==> flow/design.v <==
`timescale 1ns / 1ps
module pcpu(
 input wire clock, enable, reset, start,
 input wire [15:0] d_datain,   
 input wire [15:0] i_datain,   
 output  [7:0] i_addr,
 output  [7:0] d_addr,
 output  [15:0] d_dataout,
 output  d_we
    );
reg [15:0] gr [7:0];
reg nf, zf, cf;
reg cf_q;
reg state, next_state;
reg dw;
reg [7:0] pc;
reg [15:0] id_ir;
reg [15:0] wb_ir;
reg [15:0] ex_ir;
reg [15:0] mem_ir;
reg [15:0] smdr;
reg [15:0] smdr1;
reg signed [15:0] reg_C1;
reg signed [15:0] reg_A;
reg signed [15:0] reg_B;
reg signed [15:0] reg_C;
reg signed [15:0] ALUo;
reg signed [15:0] alu_last;
always @(posedge clock)
	begin
		if (!reset)
			state <= 1'b0;
		else
			state <= next_state;
	end
always @(*)
	begin
		case (state)
			1'b0 : 
				if ((enable == 1'b1) 
				&& (start == 1'b1))
					next_state = 1'b1;
				else	
					next_state = 1'b0;
			1'b1 :
				if ((enable == 1'b0) 
				|| (wb_ir[15:11] == 5'b00001))
					next_state = 1'b0;
				else
					next_state = 1'b1;
		endcase
	end
assign i_addr = pc;  
always @(posedge clock or negedge reset)
	begin
		if (!reset)
			begin
            id_ir <= 16'b0;
            pc <= 8'b0;
			end
		else if (state ==1'b1)
		begin
			if((i_datain[15:11] == 5'b01000 
				||i_datain[15:11] == 5'b10001
				||i_datain[15:11] == 5'b01011
				||i_datain[15:11] == 5'b10111 
				||i_datain[15:11] == 5'b01100 
				||i_datain[15:11] == 5'b01101 
				||i_datain[15:11] == 5'b01111 
				||i_datain[15:11] == 5'b01110) 
			  &&( (id_ir[15:11] == 5'b00010 && (id_ir[10:8]  == i_datain[6:4] || id_ir[10:8]  == i_datain[2:0])) 
			    ||(ex_ir[15:11] == 5'b00010 && (ex_ir[10:8]  == i_datain[6:4] || ex_ir[10:8]  == i_datain[2:0]))
				)
			  )  
			    begin
				   id_ir <= 16'b0;
				   pc <= pc;   
			    end		  			
  			else if (( i_datain[15:11] == 5'b00100
			         ||i_datain[15:11] == 5'b00110
					 ||i_datain[15:11] == 5'b00101
					 ||i_datain[15:11] == 5'b00111
					 ||i_datain[15:11] == 5'b00011)
                    &&((id_ir[15:11] == 5'b00010 &&(id_ir[10:8]  == i_datain[6:4])) 
					  ||(ex_ir[15:11] == 5'b00010 &&(ex_ir[10:8]  == i_datain[6:4]))
					  )
					)
					begin
					   id_ir <= 16'b0;
					   pc <= pc;   
					end 
			else if(id_ir[15:14] == 2'b11 || ex_ir[15:14] == 2'b11)
			        begin
				       id_ir <= 16'b0;
					   pc <= pc;   
					end 
			else
			  begin
				if(((mem_ir[15:11] == 5'b11010)
					&& (zf == 1'b1)) 
				|| ((mem_ir[15:11] == 5'b11011)
					&& (zf == 1'b0)))
				begin
					id_ir <= 16'b0;
					pc <= reg_C[7:0];
				end
				else if(((mem_ir[15:11] == 5'b11100)
					&& (nf == 1'b1)) 
				|| ((mem_ir[15:11] == 5'b11101)
					&& (nf == 1'b0)))
				begin
					id_ir <= 16'b0;
					pc <= reg_C[7:0];
				end
				else if(((mem_ir[15:11] == 5'b11110)
					&& (cf == 1'b1)) 
				|| ((mem_ir[15:11] == 5'b11111)
					&& (cf == 1'b0)))
				begin
					id_ir <= 16'b0;
					pc <= reg_C[7:0];
				end
				else if((mem_ir[15:11] == 5'b11000)			
				|| (mem_ir[15:11] == 5'b11001))
				begin
					id_ir <= 16'b0;
					pc <= reg_C[7:0];
				end
				else
				begin
				    id_ir <= i_datain;
					pc <= pc + 1;
				end
			  end   
		end  
	end  
always @(posedge clock or negedge reset) 
    begin
	    if (!reset)
			begin
				ex_ir <= 16'b0;
				reg_A <= 16'b0;
				reg_B <= 16'b0;
				smdr <= 16'b0;
			end
		else if (state == 1'b1)
			begin
				ex_ir <= id_ir;
				 if ((id_ir[15:14] == 2'b11 && id_ir[15:11] != 5'b11000) 
				|| (id_ir[15:11] == 5'b10000)
				|| (id_ir[15:11] == 5'b01001)
				|| (id_ir[15:11] == 5'b10011))
					reg_A <= gr[id_ir[10:8]];
				else if (id_ir[15:11] == 5'b00010) 
					reg_A <= gr[id_ir[6:4]];
				 else if(id_ir[6:4] == ex_ir[10:8])
				      reg_A <= ALUo;
			    else if(id_ir[6:4] == wb_ir[10:8]) 
				      reg_A <= reg_C1;
			    else if(id_ir[6:4] == mem_ir[10:8]) 
				      reg_A <= reg_C;
				else 
					reg_A <= gr[id_ir[6:4]];
			  if (id_ir[15:11] == 5'b00011)
					begin
						reg_B <= {12'b0000_0000_0000, id_ir[3:0]};  
						smdr <= gr[id_ir[10:8]];  
			      end
				else if(id_ir[2:0] == ex_ir[10:8])
				      reg_B <= ALUo;
			    else if(id_ir[2:0] == wb_ir[10:8]) 
				      reg_B <= reg_C1;
			    else if(id_ir[2:0] == mem_ir[10:8]) 
				      reg_B <= reg_C;
				else if  ((id_ir[15:11] == 5'b01000)
                || (id_ir[15:11] == 5'b10001)
				    || (id_ir[15:11] == 5'b01011)
				    || (id_ir[15:11] == 5'b10111)
				    || (id_ir[15:11] == 5'b01100)
					 || (id_ir[15:11] == 5'b01101)
					 || (id_ir[15:11] == 5'b01111)
					 || (id_ir[15:11] == 5'b01110))
					reg_B <= gr[id_ir[2:0]];
			end
	end		
always @ (*) 
    begin
		ALUo = alu_last;
		cf = cf_q;
		if  (ex_ir[15:11] == 5'b11000)
			ALUo = {8'b0, ex_ir[7:0]};
		else if  (ex_ir[15:14] == 2'b11)
		    ALUo = reg_A + {8'b0, ex_ir[7:0]};
		else 
		begin
			case(ex_ir[15:11])
			5'b00010: ALUo = reg_A + {12'b0000_0000_0000, ex_ir[3:0]};
			5'b00011: ALUo = reg_A + reg_B;
			5'b10000: {cf, ALUo} = reg_A + { ex_ir[7:0], 8'b0 };
			5'b01000: {cf, ALUo} = reg_A + reg_B;
			5'b01001:{cf, ALUo} = reg_A + { 8'b0, ex_ir[7:0] };
			5'b10001: {cf, ALUo} = reg_A + reg_B + cf_q;
			5'b01011: {cf, ALUo} = {{1'b0, reg_A} - reg_B};
			5'b10011: {cf, ALUo} = {1'b0, reg_A }- { 8'b0, ex_ir[7:0] };
			5'b10111:{cf, ALUo} = {{1'b0, reg_A} - reg_B - cf_q};
			5'b01100: {cf, ALUo} = {{1'b0, reg_A} - reg_B};
			5'b01101: {cf, ALUo} = {1'b0, reg_A & reg_B};
			5'b01111: {cf, ALUo} = {1'b0, reg_A | reg_B};
			5'b01110: {cf, ALUo} = {1'b0, reg_A ^ reg_B};
			5'b00100: {cf, ALUo} = {reg_A[4'b1111 - ex_ir[3:0]], reg_A << ex_ir[3:0]};
			5'b00110: {cf, ALUo} = {reg_A[ex_ir[3:0] - 4'b0001], reg_A >> ex_ir[3:0]};
			5'b00101: {cf, ALUo} = {reg_A[ex_ir[3:0] - 4'b0001], reg_A <<< ex_ir[3:0]};
			5'b00111: {cf, ALUo} = {reg_A[4'b1111 - ex_ir[3:0]], reg_A >>> ex_ir[3:0]};
			default: begin
					 end
        endcase								
		end
 end
always @(posedge clock or negedge reset)
    begin
	    if (!reset)
			begin
				alu_last <= 16'b0;
				cf_q <= 1'b0;
			end
		else if (state == 1'b1)
			begin
				alu_last <= ALUo;
				cf_q <= cf;
			end
	end
always @(posedge clock or negedge reset) 
    begin
	    if (!reset)
			begin
				mem_ir <= 16'b0;
				reg_C <= 16'b0;
				dw <= 0;
				nf <= 0;
				zf <= 0;
				smdr1 <= 16'b0;
			end
		else if (state == 1'b1)
			begin
				mem_ir <= ex_ir;
				reg_C <= ALUo;
				if (ex_ir[15:11] == 5'b00011)
					begin
						dw <= 1'b1;
						smdr1 <= smdr;
					end
				else if(ex_ir[15:14] != 2'b11 && ex_ir[15:11] != 5'b00010)
				     begin
				       zf <= (ALUo == 0)? 1:0;
					   nf <= (ALUo[15] == 1'b1)? 1:0;
						dw <= 1'b0;
				     end	
            else		
                 dw <= 1'b0;				
			end		
    end
assign d_dataout = smdr1;
assign d_we = dw;
assign d_addr = reg_C[7:0];
always @(posedge clock or negedge reset) 
    begin
	    if (!reset)
			begin
				wb_ir <= 16'b0;
				reg_C1 <= 16'b0;
			end
		else if (state == 1'b1)
			begin
				wb_ir <= mem_ir;			
				if (mem_ir[15:11] == 5'b00010)
					reg_C1 <= d_datain;
				else if(mem_ir[15:14] != 2'b11)
					reg_C1 <= reg_C;				
			end			
	end
always @(posedge clock or negedge reset) 
    begin
	    if (!reset)
			begin
			   gr[0] <= 16'b0;
				gr[1] <= 16'b0;
				gr[2] <= 16'b0;
				gr[3] <= 16'b0;
				gr[4] <= 16'b0;
				gr[5] <= 16'b0;
				gr[6] <= 16'b0;
				gr[7] <= 16'b0;
			end			
		else if (state == 1'b1)
			begin
				if ((wb_ir[15:14] != 2'b11) 
				   &&(wb_ir[15:11] != 5'b00011)		  
				   &&(wb_ir[15:11] != 5'b01100)
				)
					gr[wb_ir[10:8]] <= reg_C1;
			end	
   end
endmodule
# --- Tool chain data of pcpu ---
# What the tools print for pcpu, step after step.
# Line numbers count from 1 in the design file above.
# Cell names lack the library's common part.
inputs:
  top: "pcpu"
  clk_port: "clock"
  lib: "sky130hd"
  pvt_corner: "tt_025C_1v80"

# --- After elaboration ---
# Source: Yosys, flattened and elaborated. Widths are those after wreduce. Registers that Yosys merges into a memory's read port (data or address) are not register bits. Print and check cells do not count.
word_totals:
  out_inout_bits: 33
  input_bits: 36
  regBits: 301
op_classes:
  n_mux: 38
  n_addsub: 14
  shift: 6
  reduce_logical: 73
  n_logic: 12
  n_eq: 101
op_table:
  columns: ["cell", "count"]
  rows:
  - ["parallel mux 16 bit (select 8 bit)", 3]
  - ["2-to-1 mux 16 bit", 21]
  - ["parallel mux 16 bit (select 16 bit)", 1]
  - ["equality test 5 x 4 -> 1 bit (second input constant)", 20]
  - ["equality test 5 bit (second input constant)", 19]
  - ["adder 16 x 16 -> 17 bit", 3]
  - ["equality test 3 bit (second input constant)", 16]
  - ["equality test 5 x 3 -> 1 bit (second input constant)", 8]
  - ["indexed select 16 x 4 -> 1 bit", 2]
  - ["2-to-1 mux 8 bit", 4]
  - ["logical OR 1 bit", 31]
  - ["equality test 3 bit", 10]
  - ["equality test 5 x 2 -> 1 bit (second input constant)", 6]
  - ["AND reduction 3 bit", 9]
  - ["equality test 3 x 2 -> 1 bit (second input constant)", 8]
  - ["logical AND 1 bit", 17]
  - ["subtractor 16 x 16 -> 17 bit", 1]
  - ["adder 16 x 8 -> 17 bit", 1]
  - ["subtractor 16 x 8 -> 17 bit", 1]
  - ["adder 17 x 1 -> 17 bit", 1]
  - ["subtractor 17 x 1 -> 17 bit", 1]
  - ["adder 16 bit", 1]
  - ["bitwise AND 16 bit", 1]
  - ["OR 16 bit", 1]
  - ["XOR 16 bit", 1]
  - ["adder 16 x 4 -> 16 bit", 1]
  - ["<< shifter 16 x 4 -> 16 bit", 1]
  - [">> shifter 16 x 4 -> 16 bit", 1]
# Not listed: further kinds 25, cells in them 54.

# --- Longest topological paths ---
# Yosys ltp: most cells in a row. Word level: on the elaborated netlist, between registers, memories and ports. Mapped: between sequential cells and ports; inverters and the memories' decode and read muxes count.
logic_depth:
  depth_word: 14
  ABC_AREA: 0
  mapped_depth: 19
  depth_no_buf: 15

# --- Mapped cells and area ---
# The flow's flattened synthesis, as Yosys stat reports it; memories are mapped. The netlist is that of the ABC_AREA named above (0 if unset); the other value can give another one.
# The area totals of this step are shown rounded.
types:
  columns: ["cell_type", "count"]
  rows:
  - ["dfrtp_1", 284]
  - ["mux2_2", 205]
  - ["mux4_2", 58]
  - ["ha_1", 77]
  - ["o21ai_0", 190]
  - ["mux2i_1", 90]
  - ["a21oi_1", 176]
  - ["nor2_1", 223]
  - ["nand2_1", 202]
  - ["clkbuf_1", 193]
  - ["xnor2_1", 64]
  - ["o211ai_1", 63]
  - ["a22o_1", 40]
  - ["a211oi_1", 46]
  - ["inv_1", 90]
  - ["nand3_1", 58]
  - ["a221oi_1", 31]
  - ["nor3_1", 51]
# Other cell types: 77; their cells: 604.
mapped:
  ff_cells: 285
  yosys_area_um2: 24140
  cells: 2745

# --- Worst setup path after synthesis ---
# Source: OpenSTA report_checks on the synthesized netlist (no wires, ideal clock, input and output delay 20% of the period each), path of least setup slack; recovery checks are left aside. Register names are those of the netlist, which keeps one name where synthesis merged equal registers.
synth_timing:
  path_type: "reg2reg"
  from: "register ex_ir[2]"
  to: "register id_ir[10]"
  setup_slack_ps: 3220
  clock_period_ps: 8000
  path_delay_ps: 4780
  t_arrival_ps: 4659
  path_buffers: 6
  stages: 20
  t_required_ps: 7879
  launch_ps: 0
  period_less_setup_slack_ps: 4780
# "path_delay_ps" = arrival - input delay + setup time.
# "stages": output pins that drive a net of the path, with the launching flip-flop's if there is one; two outputs of one cell count as two.
# "period_less_setup_slack_ps" is the clock period less the worst setup slack; recovery checks do not enter. This is arithmetic on one report: input and output delays are still those of the set period (20% each).
# The rows between start and end are the longest chain of elaborated cells between them; the timing report does not say that the signal goes this way. Where chains are equally long, one stands for them.
# A line is the first line of the expression or statement that the cell stems from. Yosys adds cells for indexed reads and writes and turns some case tables into memories.
# At most two assigning lines are given for a register; there are more.
synth_between:
  path_cell_list: "dfrtp_1 inv_1 clkbuf_1 buf_1 clkbuf_1 ha_1 clkbuf_1 nand2b_1 a21oi_1 o211ai_1 a2111oi_0 nor2_1 o41ai_1 nor4_1 a311oi_2 nor3_4 and2_4 buf_6 buf_8 a22o_1"
  elab_chain_cells: 14
synth_lines:
  columns: ["element", "line", "text"]
  rows:
  - ["start, declared", 19, "reg [15:0] ex_ir;"]
  - ["start, assigned", 141, "ex_ir <= 16'b0;"]
  - ["start, assigned", 148, "ex_ir <= id_ir;"]
  - ["subtractor 4 bit", 213, "5'b00111: {cf, ALUo} = {reg_A[4'b1111 - ex_ir[3:0]], reg_A >>> ex_ir[3:0]};"]
  - ["indexed select 16 x 4 -> 1 bit", 213, null]
  - ["parallel mux 1 bit (select 10 bit)", 196, "case(ex_ir[15:11])"]
  - ["2-to-1 mux 1 bit", 192, "else if (ex_ir[15:14] == 2'b11)"]
  - ["2-to-1 mux 1 bit", 190, "if (ex_ir[15:11] == 5'b11000)"]
  - ["inverter 1 bit", 118, "&& (cf == 1'b0)))"]
  - ["logical AND 1 bit", 117, "|| ((mem_ir[15:11] == 5'b11111)"]
  - ["logical OR 1 bit", 115, "else if(((mem_ir[15:11] == 5'b11110)"]
  - ["2-to-1 mux 16 bit", 115, null]
  - ["2-to-1 mux 16 bit", 107, "else if(((mem_ir[15:11] == 5'b11100)"]
  - ["2-to-1 mux 16 bit", 99, "if(((mem_ir[15:11] == 5'b11010)"]
  - ["2-to-1 mux 16 bit", 92, "else if(id_ir[15:14] == 2'b11 || ex_ir[15:14] == 2'b11)"]
  - ["2-to-1 mux 16 bit", 79, "else if (( i_datain[15:11] == 5'b00100"]
  - ["2-to-1 mux 16 bit", 63, "if((i_datain[15:11] == 5'b01000"]
  - ["end, assigned", 58, "id_ir <= 16'b0;"]
  - ["end, assigned", 131, "id_ir <= i_datain;"]
  - ["end, declared", 17, "reg [15:0] id_ir;"]

# --- Path in the finished layout ---
# Path of least setup slack in the final report of run 1 (OpenROAD, finished layout, wires in). Where an end is a register, its clock arrival counts in the times.
# The path's times are printed in steps of 10 ps; the period is the one set.
layout_timing:
  path_type: "reg2reg"
  from: "register reg_A[9]"
  to: "register id_ir[8]"
  path_buffers: 0
  clock_period_ps: 10100
  launch_ps: 550
  setup_slack_ps: 3410
  t_required_ps: 10610
  t_arrival_ps: 7200
  stages: 14
# The rows between start and end are the longest chain of elaborated cells between them; the timing report does not say that the signal goes this way. Where chains are equally long, one stands for them.
# At most two assigning lines are given for a register; there are more.
layout_between:
  path_cell_list: "dfrtp_1 clkinv_1 ha_1 nand2_1 nor2_1 nand3_1 o2111ai_1 o2111ai_1 nand3b_1 nor4_1 a311oi_2 nor3_4 and2_4 a22o_1"
  elab_chain_cells: 14
layout_lines:
  columns: ["element", "line", "text"]
  rows:
  - ["start, declared", 24, "reg signed [15:0] reg_A;"]
  - ["start, assigned", 153, "reg_A <= gr[id_ir[10:8]];"]
  - ["start, assigned", 155, "reg_A <= gr[id_ir[6:4]];"]
  - ["subtractor 16 x 16 -> 17 bit", 205, "5'b10111:{cf, ALUo} = {{1'b0, reg_A} - reg_B - cf_q};"]
  - ["subtractor 17 x 1 -> 17 bit", 205, null]
  - ["parallel mux 1 bit (select 10 bit)", 196, "case(ex_ir[15:11])"]
  - ["2-to-1 mux 1 bit", 192, "else if (ex_ir[15:14] == 2'b11)"]
  - ["2-to-1 mux 1 bit", 190, "if (ex_ir[15:11] == 5'b11000)"]
  - ["inverter 1 bit", 118, "&& (cf == 1'b0)))"]
  - ["logical AND 1 bit", 117, "|| ((mem_ir[15:11] == 5'b11111)"]
  - ["logical OR 1 bit", 115, "else if(((mem_ir[15:11] == 5'b11110)"]
  - ["2-to-1 mux 16 bit", 115, null]
  - ["2-to-1 mux 16 bit", 107, "else if(((mem_ir[15:11] == 5'b11100)"]
  - ["2-to-1 mux 16 bit", 99, "if(((mem_ir[15:11] == 5'b11010)"]
  - ["2-to-1 mux 16 bit", 92, "else if(id_ir[15:14] == 2'b11 || ex_ir[15:14] == 2'b11)"]
  - ["2-to-1 mux 16 bit", 79, "else if (( i_datain[15:11] == 5'b00100"]
  - ["2-to-1 mux 16 bit", 63, "if((i_datain[15:11] == 5'b01000"]
  - ["end, assigned", 58, "id_ir <= 16'b0;"]
  - ["end, assigned", 131, "id_ir <= i_datain;"]
  - ["end, declared", 17, "reg [15:0] id_ir;"]

==> runs of pcpu <==
Settings and measured results of 2 stored flow runs for module pcpu (sky130hd), not sorted in any way. The constraints put input and output delay at 20% of the set period each and load the outputs with 0.01 pF.
"achieved_clock_period_ps" means the clock period less the worst setup slack. The figure is calculated, with input and output delays left at 20% of the set period.
"worstPathTime_ps" = time allowed to the worst setup path (clock period - input delay - output delay, where it has them) - its slack; a late launch clock adds to it, a late capture clock takes from it.
"worstPathTime_ps" is known to 10 ps.
Results are given in rounded form.

--- run 1 ---
==> flow/run.sh <==
#!/bin/bash
# the make line also repeats the synthesis and layout settings of config.mk as NAME=value (left out here)
make -C /OpenROAD-flow-scripts/flow DESIGN_CONFIG=/design/flow/config.mk WORK_HOME=/design/flow/orfs CLKGATE_MAP_FILE= finish
==> flow/config.mk <==
export PLATFORM = sky130hd
export DESIGN_NAME = pcpu
export DESIGN_NICKNAME = pcpu
export VERILOG_FILES = /design/flow/design.v
export SDC_FILE = /design/flow/constraint.sdc
export NUM_CORES = 4
export LEC_CHECK = 0
export CAP_MARGIN = 20
export CELL_PAD_IN_SITES_DETAIL_PLACEMENT = 1
export CELL_PAD_IN_SITES_GLOBAL_PLACEMENT = 2
export CORE_MARGIN = 2
export CORE_UTILIZATION = 36
export CTS_CLUSTER_DIAMETER = 262
export HOLD_SLACK_MARGIN = 0.12
export MAX_ROUTING_LAYER = met4
export MIN_ROUTING_LAYER = met2
export SETUP_SLACK_MARGIN = 0.99
export SLEW_MARGIN = 20
==> flow/constraint.sdc <==
create_clock -name core_clock -period 10.1 [get_ports {clock}]
set_input_delay 2.0200 -clock core_clock [delete_from_list [all_inputs] [get_ports {clock}]]
set_output_delay 2.0200 -clock core_clock [all_outputs]
set_load 0.01 [all_outputs]

==> results, as YAML <==
results:
  synth_area_um2: 24140
  final_setup_ws_ps: 3409
  worstPathTime_ps: 6690
  worstPathKind: "reg2reg"
  finalCellArea_um2: 26950
  die_area_um2: 69160
  worst_hold_slack_ps: 475
  achieved_clock_period_ps: 6691

--- run 2 ---
==> flow/run.sh <==
#!/bin/bash
# the make line also repeats the synthesis and layout settings of config.mk as NAME=value (left out here)
make -C /OpenROAD-flow-scripts/flow DESIGN_CONFIG=/design/flow/config.mk WORK_HOME=/design/flow/orfs CLKGATE_MAP_FILE= finish
==> flow/config.mk <==
export PLATFORM = sky130hd
export DESIGN_NAME = pcpu
export DESIGN_NICKNAME = pcpu
export VERILOG_FILES = /design/flow/design.v
export SDC_FILE = /design/flow/constraint.sdc
export NUM_CORES = 4
export LEC_CHECK = 0
export CAP_MARGIN = 20
export CELL_PAD_IN_SITES_GLOBAL_PLACEMENT = 3
export CORE_MARGIN = 2
export CORE_UTILIZATION = 56
export CTS_CLUSTER_SIZE = 11
export GPL_TIMING_DRIVEN = 0
export HOLD_SLACK_MARGIN = 0.15
export MIN_ROUTING_LAYER = met1
export SLEW_MARGIN = 10
==> flow/constraint.sdc <==
create_clock -name core_clock -period 8.58 [get_ports {clock}]
set_input_delay 1.7160 -clock core_clock [delete_from_list [all_inputs] [get_ports {clock}]]
set_output_delay 1.7160 -clock core_clock [all_outputs]
set_load 0.01 [all_outputs]

==> results, as YAML <==
outcome: "incomplete, placement halted on GPL-0301"
